==> flow/design.v <==
`timescale 1ns / 1ps
module bcdSubDigit(
    input  [3:0] a,
    input  [3:0] b,
    input  borrowIn,
    output reg [3:0] result,
    output reg     borrowOut
);
    wire [4:0] tempSubBinary = a - b - (borrowIn ? 1'b1 : 1'b0); 
    always @(*) begin
        if (tempSubBinary[4] == 1) begin
            borrowOut = 1;
            result = tempSubBinary + 10; 
        end else begin
            borrowOut = 0;
            result = tempSubBinary[3:0];
        end
    end
endmodule
`timescale 1ns / 1ps
module buttonSyncPulse(
    input  clk,
    input  resetPulse,
    input  button,
    output buttonPulse
);
    parameter DEBOUNCE_CLKS = 240000;
    reg [$clog2(DEBOUNCE_CLKS)-1:0] debounceCounter; 
    reg debouncedButton; 
    always @(posedge clk) begin
        if (~resetPulse) begin 
            debounceCounter <= 0;
            debouncedButton <= 1; 
        end else begin
            if (button != debouncedButton) begin
                if (debounceCounter == (DEBOUNCE_CLKS - 1)) begin
                    debouncedButton <= button; 
                    debounceCounter <= 0; 
                end else begin
                    debounceCounter <= debounceCounter + 1;
                end
            end else begin
                debounceCounter <= 0;
            end
        end
    end
    reg debouncedButtonSync1;
    reg debouncedButtonSync2; 
    always @(posedge clk) begin
        if (~resetPulse) begin 
            debouncedButtonSync1 <= 1;
            debouncedButtonSync2 <= 1;
        end else begin
            debouncedButtonSync1 <= debouncedButton;       
            debouncedButtonSync2 <= debouncedButtonSync1; 
        end
    end
    reg debouncedButtonSync2Delayed; 
    always @(posedge clk) begin
        if (~resetPulse) begin 
            debouncedButtonSync2Delayed <= 1;
        end else begin
            debouncedButtonSync2Delayed <= debouncedButtonSync2; 
        end
    end
    assign buttonPulse = !debouncedButtonSync2 && debouncedButtonSync2Delayed;
endmodule
`timescale 1ns / 1ps
module systemResetHandler(
    input  clk,
    input  reset,
    output resetPulse
);
    parameter DEBOUNCE_CLKS = 240000;
    reg [$clog2(DEBOUNCE_CLKS)-1:0] debounceCounter;
    reg debouncedReset;
    always @(posedge clk) begin 
        if (reset != debouncedReset) begin
            if (debounceCounter == (DEBOUNCE_CLKS - 1)) begin
                debouncedReset <= reset;
                debounceCounter <= 0;
            end else begin
                debounceCounter <= debounceCounter + 1;
            end
        end else begin
            debounceCounter <= 0;
        end
    end
    assign resetPulse = ~debouncedReset; 
endmodule
`timescale 1ns / 1ps
module SevenSegmentALU(
    input clk, 
    input reset,
    input onesBtn, 
    input tensBtn, 
    input hundredsBtn, 
    input sign, 
    input enter, 
    output [6:0] seg,
    output [3:0] anode 
);
    parameter DEBOUNCE_CLKS = 1000;
    wire resetPulse;
    systemResetHandler #(.DEBOUNCE_CLKS(DEBOUNCE_CLKS)) resetHandlerInstance (
        .clk(clk),
        .reset(reset),
        .resetPulse(resetPulse)
    );
    wire onesBtnPulse;
    buttonSyncPulse #(.DEBOUNCE_CLKS(DEBOUNCE_CLKS)) onesBtnGen (
        .clk(clk),
        .resetPulse(resetPulse), 
        .button(onesBtn),
        .buttonPulse(onesBtnPulse)
    );
    wire tensBtnPulse;
    buttonSyncPulse #(.DEBOUNCE_CLKS(DEBOUNCE_CLKS)) tensBtnGen (
        .clk(clk),
        .resetPulse(resetPulse), 
        .button(tensBtn),
        .buttonPulse(tensBtnPulse)
    );
    wire hundredsBtnPulse;
    buttonSyncPulse #(.DEBOUNCE_CLKS(DEBOUNCE_CLKS)) hundredsBtnGen (
        .clk(clk),
        .resetPulse(resetPulse), 
        .button(hundredsBtn),
        .buttonPulse(hundredsBtnPulse)
    );
    wire signPulse;
    buttonSyncPulse #(.DEBOUNCE_CLKS(DEBOUNCE_CLKS)) signBtnGen (
        .clk(clk),
        .resetPulse(resetPulse), 
        .button(sign),
        .buttonPulse(signPulse)
    );
    wire enterPulse;
    buttonSyncPulse #(.DEBOUNCE_CLKS(DEBOUNCE_CLKS)) enterBtnGen (
        .clk(clk),
        .resetPulse(resetPulse), 
        .button(enter),
        .buttonPulse(enterPulse)
    );
    reg [3:0] bcdOnes;
    reg [3:0] bcdTens;
    reg [3:0] bcdHundreds;
    reg [3:0] bcdThousands;
    wire numberOn; 
    wire finished; 
    reg [15:0] firstNumber;
    reg [15:0] secondNumber;
    reg [15:0] sum;
    reg [16:0] carry;
    reg [2:0] state;
    localparam STATE_INPUT_1        = 3'd0;
    localparam STATE_WAIT_1         = 3'd1;
    localparam STATE_INPUT_2        = 3'd2;
    localparam STATE_WAIT_2         = 3'd3;
    localparam STATE_CALC           = 3'd4;
    localparam STATE_UPDATE_DISPLAY = 3'd5;
    localparam STATE_DONE           = 3'd6;
    assign numberOn = (state == STATE_INPUT_2);
    assign finished = (state == STATE_DONE);
    wire [3:0] firstNumberThousandsVal  = firstNumber[15:12];
    wire [3:0] firstNumberHundredsVal = firstNumber[11:8];
    wire [3:0] firstNumberTensVal     = firstNumber[7:4];
    wire [3:0] firstNumberOnesVal     = firstNumber[3:0];
    wire [3:0] secondNumberThousandsVal = secondNumber[15:12];
    wire [3:0] secondNumberHundredsVal  = secondNumber[11:8];
    wire [3:0] secondNumberTensVal      = secondNumber[7:4];
    wire [3:0] secondNumberOnesVal      = secondNumber[3:0];
    reg [3:0] addResultOnes;
    reg [3:0] addResultTens;
    reg [3:0] addResultHundreds;
    reg carryOneAdd;
    reg carryTenAdd;
    reg carryHundredAdd;
    wire [15:0] sameSignCalculatedSum = {firstNumberThousandsVal, addResultHundreds, addResultTens, addResultOnes};
    always @(*) begin 
        if ((firstNumberOnesVal + secondNumberOnesVal) > 9) begin
            addResultOnes = firstNumberOnesVal + secondNumberOnesVal + 6;
            carryOneAdd = 1;
        end else begin
            addResultOnes = firstNumberOnesVal + secondNumberOnesVal;
            carryOneAdd = 0;
        end
        if ((firstNumberTensVal + secondNumberTensVal + carryOneAdd) > 9) begin
            addResultTens = firstNumberTensVal + secondNumberTensVal + carryOneAdd + 6;
            carryTenAdd = 1;
        end else begin
            addResultTens = firstNumberTensVal + secondNumberTensVal + carryOneAdd;
            carryTenAdd = 0;
        end
        if ((firstNumberHundredsVal + secondNumberHundredsVal + carryTenAdd) > 9) begin
            addResultHundreds = firstNumberHundredsVal + secondNumberHundredsVal + carryTenAdd + 6;
            carryHundredAdd = 1;
        end else begin
            addResultHundreds = firstNumberHundredsVal + secondNumberHundredsVal + carryTenAdd;
            carryHundredAdd = 0;
        end
    end
    wire isFirstMagnitudeGreater = (firstNumber[11:0] > secondNumber[11:0]);
    wire areMagnitudesEqual      = (firstNumber[11:0] == secondNumber[11:0]);
    wire [3:0] largerMagnitudeHundreds  = isFirstMagnitudeGreater ? firstNumberHundredsVal : secondNumberHundredsVal;
    wire [3:0] largerMagnitudeTens      = isFirstMagnitudeGreater ? firstNumberTensVal     : secondNumberTensVal;
    wire [3:0] largerMagnitudeOnes      = isFirstMagnitudeGreater ? firstNumberOnesVal     : secondNumberOnesVal;
    wire [3:0] smallerMagnitudeHundreds = isFirstMagnitudeGreater ? secondNumberHundredsVal : firstNumberHundredsVal;
    wire [3:0] smallerMagnitudeTens     = isFirstMagnitudeGreater ? secondNumberTensVal     : firstNumberTensVal;
    wire [3:0] smallerMagnitudeOnes     = isFirstMagnitudeGreater ? secondNumberOnesVal     : firstNumberOnesVal;
    wire [3:0] resultMagnitudeHundreds, resultMagnitudeTens, resultMagnitudeOnes;
    wire borrowOutOnes, borrowOutTens, borrowOutHundreds;
    bcdSubDigit subOnesInstance (
        .a(largerMagnitudeOnes),
        .b(smallerMagnitudeOnes),
        .borrowIn(1'b0),
        .result(resultMagnitudeOnes),
        .borrowOut(borrowOutOnes)
    );
    bcdSubDigit subTensInstance (
        .a(largerMagnitudeTens),
        .b(smallerMagnitudeTens),
        .borrowIn(borrowOutOnes),
        .result(resultMagnitudeTens),
        .borrowOut(borrowOutTens)
    );
    bcdSubDigit subHundredsInstance (
        .a(largerMagnitudeHundreds),
        .b(smallerMagnitudeHundreds),
        .borrowIn(borrowOutTens),
        .result(resultMagnitudeHundreds),
        .borrowOut(borrowOutHundreds)
    );
    wire [3:0] finalSumSign = areMagnitudesEqual ? 15 : (isFirstMagnitudeGreater ? firstNumberThousandsVal : secondNumberThousandsVal);
    wire [15:0] differentSignCalculatedSum = {finalSumSign, resultMagnitudeHundreds, resultMagnitudeTens, resultMagnitudeOnes};
    always @(posedge clk) begin
        if (~resetPulse) begin
            bcdOnes <= 0;
            bcdTens <= 0;
            bcdHundreds <= 0;
            bcdThousands <= 15;
            firstNumber <= 0;
            secondNumber <= 0;
            sum <= 0;
            carry <= 0;
            state <= STATE_INPUT_1;
        end else begin
            case (state)
                STATE_INPUT_1: begin
                    if (enterPulse) begin
                        firstNumber <= {bcdThousands, bcdHundreds, bcdTens, bcdOnes};
                        state <= STATE_WAIT_1;
                    end else begin
                        if (onesBtnPulse) begin
                            if (bcdOnes == 9) begin
                                bcdOnes <= 0;
                            end else begin
                                bcdOnes <= bcdOnes + 1;
                            end
                        end
                        if (tensBtnPulse) begin
                            if (bcdTens == 9) begin
                                bcdTens <= 0;
                            end else begin
                                bcdTens <= bcdTens + 1;
                            end
                        end
                        if (hundredsBtnPulse) begin
                            if (bcdHundreds == 9) begin
                                bcdHundreds <= 0;
                            end else begin
                                bcdHundreds <= bcdHundreds + 1;
                            end
                        end
                        if (signPulse) begin
                            case(bcdThousands)
                                15: bcdThousands <= 14;
                                14: bcdThousands <= 15;
                                default: bcdThousands <= 15;
                            endcase
                        end
                    end
                end
                STATE_WAIT_1: begin
                    if (~enter) begin
                        bcdOnes <= 0;
                        bcdTens <= 0;
                        bcdHundreds <= 0;
                        bcdThousands <= 15;
                        state <= STATE_INPUT_2;
                    end
                end
                STATE_INPUT_2: begin
                    if (enterPulse) begin
                        secondNumber <= {bcdThousands, bcdHundreds, bcdTens, bcdOnes};
                        state <= STATE_WAIT_2;
                    end else begin
                        if (onesBtnPulse) begin
                            if (bcdOnes == 9) begin
                                bcdOnes <= 0;
                            end else begin
                                bcdOnes <= bcdOnes + 1;
                            end
                        end
                        if (tensBtnPulse) begin
                            if (bcdTens == 9) begin
                                bcdTens <= 0;
                            end else begin
                                bcdTens <= bcdTens + 1;
                            end
                        end
                        if (hundredsBtnPulse) begin
                            if (bcdHundreds == 9) begin
                                bcdHundreds <= 0;
                            end else begin
                                bcdHundreds <= bcdHundreds + 1;
                            end
                        end
                        if (signPulse) begin
                            case(bcdThousands)
                                15: bcdThousands <= 14;
                                14: bcdThousands <= 15;
                                default: bcdThousands <= 15;
                            endcase
                        end
                    end
                end
                STATE_WAIT_2: begin
                    if (~enter) begin
                        state <= STATE_CALC;
                    end
                end
                STATE_CALC: begin
                    if (firstNumberThousandsVal == secondNumberThousandsVal) begin
                        sum <= sameSignCalculatedSum;
                        carry[16] <= carryHundredAdd;
                    end else begin 
                        sum <= differentSignCalculatedSum;
                        carry <= 0;
                    end
                    state <= STATE_UPDATE_DISPLAY;
                end
                STATE_UPDATE_DISPLAY: begin
                    bcdOnes <= sum[3:0];
                    bcdTens <= sum[7:4];
                    bcdHundreds <= sum[11:8];
                    bcdThousands <= sum[15:12];
                    state <= STATE_DONE;
                end
                STATE_DONE: begin
                end
            endcase
        end
    end
    parameter MUX_COUNT_MAX = 3000;
    reg [11:0] muxClkCounter;
    reg muxPulse;
    reg [1:0] digitSelector;
    reg [3:0] currentDisplayBcd;
    reg [3:0] anodeOutputReg;
    assign anode = anodeOutputReg;
    always @(posedge clk) begin
        if (~resetPulse) begin
            muxClkCounter <= 0;
            muxPulse <= 0;
            digitSelector <= 0;
            anodeOutputReg <= 4'b1111;
            currentDisplayBcd <= 0;
        end else begin
            if (muxClkCounter == MUX_COUNT_MAX - 1) begin
                muxClkCounter <= 0;
                muxPulse <= 1;
                digitSelector <= digitSelector + 1;
            end else begin
                muxClkCounter <= muxClkCounter + 1;
                muxPulse <= 0;
            end
            if (muxPulse) begin
                case (digitSelector)
                    2'd0: begin
                        anodeOutputReg <= 4'b1110;
                        currentDisplayBcd <= bcdOnes;
                    end
                    2'd1: begin
                        anodeOutputReg <= 4'b1101;
                        currentDisplayBcd <= bcdTens;
                    end
                    2'd2: begin
                        anodeOutputReg <= 4'b1011;
                        currentDisplayBcd <= bcdHundreds;
                    end
                    2'd3: begin
                        anodeOutputReg <= 4'b0111;
                        currentDisplayBcd <= bcdThousands;
                    end
                endcase
            end
        end
    end
    reg [6:0] segOutReg;
    assign seg = segOutReg;
    always @(*) begin
        case(currentDisplayBcd)
            4'b0000: segOutReg = 7'b0111111;
            4'b0001: segOutReg = 7'b0000110;
            4'b0010: segOutReg = 7'b1011011;
            4'b0011: segOutReg = 7'b1001111;
            4'b0100: segOutReg = 7'b1100110;
            4'b0101: segOutReg = 7'b1101101;
            4'b0110: segOutReg = 7'b1111101;
            4'b0111: segOutReg = 7'b0000111;
            4'b1000: segOutReg = 7'b1111111;
            4'b1001: segOutReg = 7'b1101111;
            4'b1110: segOutReg = 7'b1000000;
            4'b1111: segOutReg = 7'b0000000;
            default: segOutReg = 7'b0000000;
        endcase
    end
endmodule
# From RTL to reports: SevenSegmentALU
# What the tools print for SevenSegmentALU, step after step.
# Lines are those of the file above, counted from 1.
# Operators: Yosys type, input widths -> output width; for muxes data width and select width s.
# A cell with -- has no value.
# setup
top_module	SevenSegmentALU
clk_port	clk
library	sky130hd
lib_corner	tt_025C_1v80

# After elaboration
# Yosys after proc, flatten, opt, wreduce and memory -nomap, before mapping. Print and check cells are not counted.
# Memory sizes are those after Yosys's memory passes, which may raise the word count (mostly to a power of two), join words into wider ones and drop unused or constant bits.
# op_classes
addsub	32
cmp	4
n_eq	36
mux	49
n_logic	6
reduce_logical	35
# ops
cell	count
$mux 4	29
$add 10x1->10 const B	6
$eq 10x10->1 const B	6
$pmux 4 s3	4
$pmux 4 s4	2
$pmux 3 s6	1
$reduce_and 2->1	8
$eq 4x4->1 const B	4
$reduce_and 4->1	4
$mux 16	1
$reduce_or 3->1	5
$add 4x4->5	3
$sub 4x4->5	3
$add 12x1->12 const B	1
$gt 12x12->1	1
$eq 12x12->1	1
$eq 12x12->1 const B	1
$ne 2x1->1 const B	6
$add 4x1->4 const B	3
$add 4x3->4 const B	3
$add 4x4->4	3
$add 4x4->4 const B	3
$add 5x1->6	2
$gt 6x4->1 const B	2
$mux 3	4
$sub 5x1->5	2
$add 4x1->4	2
$mux 1	8
# Not listed: further kinds 19, cells in them 44.
# bits
ff_bits	171
mem_bits_ro	112
clocked_rd_ports_x_width	7
n_memories	1
# mem_list
name	size	word_bits	rd	write_ports	line_no	rtl
(no name shown)	16	7	1	0	403	case(currentDisplayBcd)

# Logic depth
# Yosys ltp: most cells in a row. Word level: on the elaborated netlist, between registers, memories and ports. Mapped: between sequential cells and ports; inverters and the memories' decode and read muxes count.
# logic_depth
word_depth	12
abc_area	0
ltp_mapped	26
ltp_nobuf	25

# Mapped cells and area
# Source: synth_stat.txt of the flow (Yosys; design flattened, memories mapped). It holds for the ABC_AREA given above (unset counts as 0); a run with the other value may have another netlist.
# Totals and module areas in this step are rounded.
# types
type	count	area_total_um2
sky130_fd_sc_hd__dfxtp_1	180	3.6E+03
sky130_fd_sc_hd__ha_1	57	713.184
sky130_fd_sc_hd__xnor2_1	60	525.504
sky130_fd_sc_hd__nor2_1	136	510.49
sky130_fd_sc_hd__nand2_1	126	472.954
sky130_fd_sc_hd__a21oi_1	79	395.379
sky130_fd_sc_hd__xor2_1	28	245.235
sky130_fd_sc_hd__nand2b_1	35	218.96
sky130_fd_sc_hd__o21ai_0	43	215.206
sky130_fd_sc_hd__inv_1	52	195.187
sky130_fd_sc_hd__fa_1	9	180.173
sky130_fd_sc_hd__mux2i_1	16	160.154
sky130_fd_sc_hd__nand3_1	26	130.125
sky130_fd_sc_hd__or2_2	18	112.608
sky130_fd_sc_hd__clkbuf_1	29	108.854
sky130_fd_sc_hd__and3_1	15	93.84
sky130_fd_sc_hd__a211oi_1	12	90.086
sky130_fd_sc_hd__nand4_1	14	87.584
# Not listed: further types 50, cells in them 125.
# synth_totals
mapped_cells	1060
yosys_area_um2	9120
flip_flops	181
# By module: a second synthesis without flattening, with its own total; a netlist apart from the flattened one above.
# unflattened
hier_cells	1198
hier_area_um2	10160
# Each row is one instance without its submodules.
# by_module
module	n_inst	cells	area_um2	mod_seq_area_um2
SevenSegmentALU	1	717	5672	2002
buttonSyncPulse #(DEBOUNCE_CLKS=1000)	5	65	628.1	280.3
bcdSubDigit	3	33	280.3	0.0
systemResetHandler #(DEBOUNCE_CLKS=1000)	1	57	510.5	230.2

# Timing after synthesis
# Source: OpenSTA report_checks on the synthesized netlist (no wires, ideal clock, input and output delay 20% of the period each), path of least setup slack; recovery checks are left aside. Register names are those of the netlist, which keeps one name where synthesis merged equal registers.
# synth_path
path_kind	register to register
from	register secondNumber[1]
to	register sum[11]
tclk_ns	10.0
setup_time_ns	0.118
t_first_pin_ns	0.000
arrival_ns	5.242
setup_slack_ns	4.640
delay_ns	5.360
path_stages	26
path_buffers	0
period_less_setup_slack_ns	5.36
# "delay_ns" = arrival - input delay + setup time.
# "path_stages" counts driving pins, that of a launching flip-flop among them; a cell with two outputs on the path counts twice.
# "period_less_setup_slack_ns" is the clock period less the worst setup slack; recovery checks do not enter. This is arithmetic on one report: input and output delays are still those of the set period (20% each).
# The rows between start and end are the longest chain of elaborated cells between them; the timing report does not say that the signal goes this way. Where chains are equally long, one stands for them.
# A line is the first line of the expression or statement that the cell stems from. Yosys adds cells for indexed reads and writes and turns some case tables into memories.
# At most two assigning lines are given for a register; there are more.
# synth_between
path_cell_list	sky130_fd_sc_hd__dfxtp_1 > sky130_fd_sc_hd__inv_1 > sky130_fd_sc_hd__ha_1 > sky130_fd_sc_hd__nor2b_1 > sky130_fd_sc_hd__o211ai_1 > sky130_fd_sc_hd__a211o_1 > sky130_fd_sc_hd__a31oi_4 > sky130_fd_sc_hd__mux2i_1 > sky130_fd_sc_hd__ha_1 > sky130_fd_sc_hd__a211oi_2 > sky130_fd_sc_hd__o31a_4 > sky130_fd_sc_hd__fa_1 > sky130_fd_sc_hd__inv_1 > sky130_fd_sc_hd__fa_1 > sky130_fd_sc_hd__nand2b_1 > sky130_fd_sc_hd__a21oi_1 > sky130_fd_sc_hd__xnor2_2 > sky130_fd_sc_hd__fa_1 > sky130_fd_sc_hd__inv_1 > sky130_fd_sc_hd__fa_1 > sky130_fd_sc_hd__nand2b_1 > sky130_fd_sc_hd__a21oi_1 > sky130_fd_sc_hd__xnor2_2 > sky130_fd_sc_hd__or3_1 > sky130_fd_sc_hd__mux2i_1 > sky130_fd_sc_hd__o21ai_1
elab_chain_len	12
cone_cells	30
cone_classes	add/sub (11); compare (4); mux (15)
# synth_lines
element	line_no	rtl
start: declaration	152	reg [15:0] secondNumber;
start: assignment	243	secondNumber <= 0;
start: assignment	295	secondNumber <= {bcdThousands, bcdHundreds, bcdTens, bcdOnes};
$gt 12x12->1	203	wire isFirstMagnitudeGreater = (firstNumber[11:0] > secondNumber[11:0]);
$mux 4	207	wire [3:0] largerMagnitudeOnes      = isFirstMagnitudeGreater ? firstNumberOnesVal     : secondNumberOnesVal;
$sub 4x4->5	9	wire [4:0] tempSubBinary = a - b - (borrowIn ? 1'b1 : 1'b0);
$mux 1	11	if (tempSubBinary[4] == 1) begin
$mux 1	9
$sub 5x1->5	9
$mux 1	11
$mux 1	9
$sub 5x1->5	9
$add 4x4->4	13	result = tempSubBinary + 10;
$mux 4	11
$mux 16	334	if (firstNumberThousandsVal == secondNumberThousandsVal) begin
end: assignment	335	sum <= sameSignCalculatedSum;
end: assignment	338	sum <= differentSignCalculatedSum;
end: declaration	153	reg [15:0] sum;

# Worst path after layout
# Path of least setup slack in the final report of flow run A (OpenROAD, finished layout, wires in). Where an end is a register, its clock arrival counts in the times.
# layout_path
path_kind	register to register
from	register secondNumber[1]
to	register sum[11]
tclk_ns	4.95
setup_time_ns	0.10
t_first_pin_ns	0.42
arrival_ns	5.33
setup_slack_ns	-0.06
path_stages	24
path_buffers	0
# The rows between start and end are the longest chain of elaborated cells between them; the timing report does not say that the signal goes this way. Where chains are equally long, one stands for them.
# At most two assigning lines are given for a register; there are more.
# layout_between
path_cell_list	sky130_fd_sc_hd__dfxtp_2 > sky130_fd_sc_hd__inv_2 > sky130_fd_sc_hd__ha_4 > sky130_fd_sc_hd__nor2b_4 > sky130_fd_sc_hd__o211ai_1 > sky130_fd_sc_hd__a211o_1 > sky130_fd_sc_hd__a31oi_4 > sky130_fd_sc_hd__mux2i_2 > sky130_fd_sc_hd__ha_2 > sky130_fd_sc_hd__a211oi_2 > sky130_fd_sc_hd__o31a_4 > sky130_fd_sc_hd__fa_2 > sky130_fd_sc_hd__inv_2 > sky130_fd_sc_hd__fa_2 > sky130_fd_sc_hd__nand2b_4 > sky130_fd_sc_hd__a21oi_4 > sky130_fd_sc_hd__xnor2_2 > sky130_fd_sc_hd__fa_2 > sky130_fd_sc_hd__inv_2 > sky130_fd_sc_hd__fa_2 > sky130_fd_sc_hd__ha_4 > sky130_fd_sc_hd__or3_1 > sky130_fd_sc_hd__mux2i_1 > sky130_fd_sc_hd__o21ai_1
elab_chain_len	12
cone_cells	30
cone_classes	add/sub (11); compare (4); mux (15)
# layout_lines
element	line_no	rtl
start: declaration	152	reg [15:0] secondNumber;
start: assignment	243	secondNumber <= 0;
start: assignment	295	secondNumber <= {bcdThousands, bcdHundreds, bcdTens, bcdOnes};
$gt 12x12->1	203	wire isFirstMagnitudeGreater = (firstNumber[11:0] > secondNumber[11:0]);
$mux 4	207	wire [3:0] largerMagnitudeOnes      = isFirstMagnitudeGreater ? firstNumberOnesVal     : secondNumberOnesVal;
$sub 4x4->5	9	wire [4:0] tempSubBinary = a - b - (borrowIn ? 1'b1 : 1'b0);
$mux 1	11	if (tempSubBinary[4] == 1) begin
$mux 1	9
$sub 5x1->5	9
$mux 1	11
$mux 1	9
$sub 5x1->5	9
$add 4x4->4	13	result = tempSubBinary + 10;
$mux 4	11
$mux 16	334	if (firstNumberThousandsVal == secondNumberThousandsVal) begin
end: assignment	335	sum <= sameSignCalculatedSum;
end: assignment	338	sum <= differentSignCalculatedSum;
end: declaration	153	reg [15:0] sum;

# Measured results for SevenSegmentALU: 6 stored runs of the Yosys and OpenROAD flow on sky130hd. The settings differ; the order carries no meaning. The constraints put input and output delay at 20% of the set period each and load the outputs with 0.01 pF.
# "achieved_clock_period_ns" is the run's clock period less its worst setup slack. It is reckoned from that one timing run; input and output delays stay at 20% of the period that was set.
# "worst_setup_path_time_ns" is the time allowed to the run's worst setup path (the clock period less input and output delay, where it has them) less its slack. Clock arrival times count: a late capture clock shortens it, a late launch clock lengthens it.
# The measured numbers are rounded.
# A setting shown as n/a is not set for that run.
run	CAP_MARGIN	CELL_PAD_IN_SITES_DETAIL_PLACEMENT	CORE_MARGIN	CORE_UTILIZATION	CTS_CLUSTER_DIAMETER	PLACE_DENSITY	period_ns	SLEW_MARGIN	CELL_PAD_IN_SITES_GLOBAL_PLACEMENT	TNS_END_PERCENT	SETUP_SLACK_MARGIN	ABC_AREA	CORE_ASPECT_RATIO	CTS_CLUSTER_SIZE	GPL_TIMING_DRIVEN	PLACE_DENSITY_LB_ADDON	GPL_ROUTABILITY_DRIVEN	HOLD_SLACK_MARGIN	MIN_ROUTING_LAYER	hold_ws_ns	worst_setup_path_time_ns	timing.worst_path_kind	final_stdcell_area_um2	synth_chip_area_um2	tns_ns	achieved_clock_period_ns	die_area_um2	setup_worst_slack_ns
flow run A	35	0	9	48	346	0.63	4.95	20	n/a	n/a	n/a	n/a	n/a	n/a	n/a	n/a	n/a	n/a	n/a	0.421	5.01	register to register	10920	9120	-0.058	5.005	24290	-0.055
flow run B	20	n/a	2	40	n/a	n/a	10.0	20	3	35	n/a	n/a	n/a	n/a	n/a	n/a	n/a	n/a	n/a	0.411	6.28	register to register	10160	9120	0.000	6.284	24020	3.716
flow run C	20	n/a	2	40	n/a	n/a	6.23	20	n/a	n/a	-0.36	n/a	n/a	n/a	n/a	n/a	n/a	n/a	n/a	0.413	5.73	register to register	10130	9120	0.000	5.725	24020	0.505
flow run D	20	n/a	2	31	n/a	n/a	7.31	0	3	95	n/a	0	1.21	41	0	0.1	n/a	n/a	n/a	0.409	6.11	register to register	10390	9120	0.000	6.109	30810	1.201
flow run E	30	n/a	4	40	n/a	n/a	10.0	35	3	35	n/a	1	n/a	43	0	n/a	1	0.21	met2	0.408	5.81	register to register	10330	9216	0.000	5.807	25530	4.193
flow run F	5	n/a	5	30	305	n/a	3.65	5	2	95	n/a	1	1.21	37	1	0.1	n/a	0.08	n/a	0.413	4.64	register to register	11790	9216	-3.599	4.635	34340	-0.985
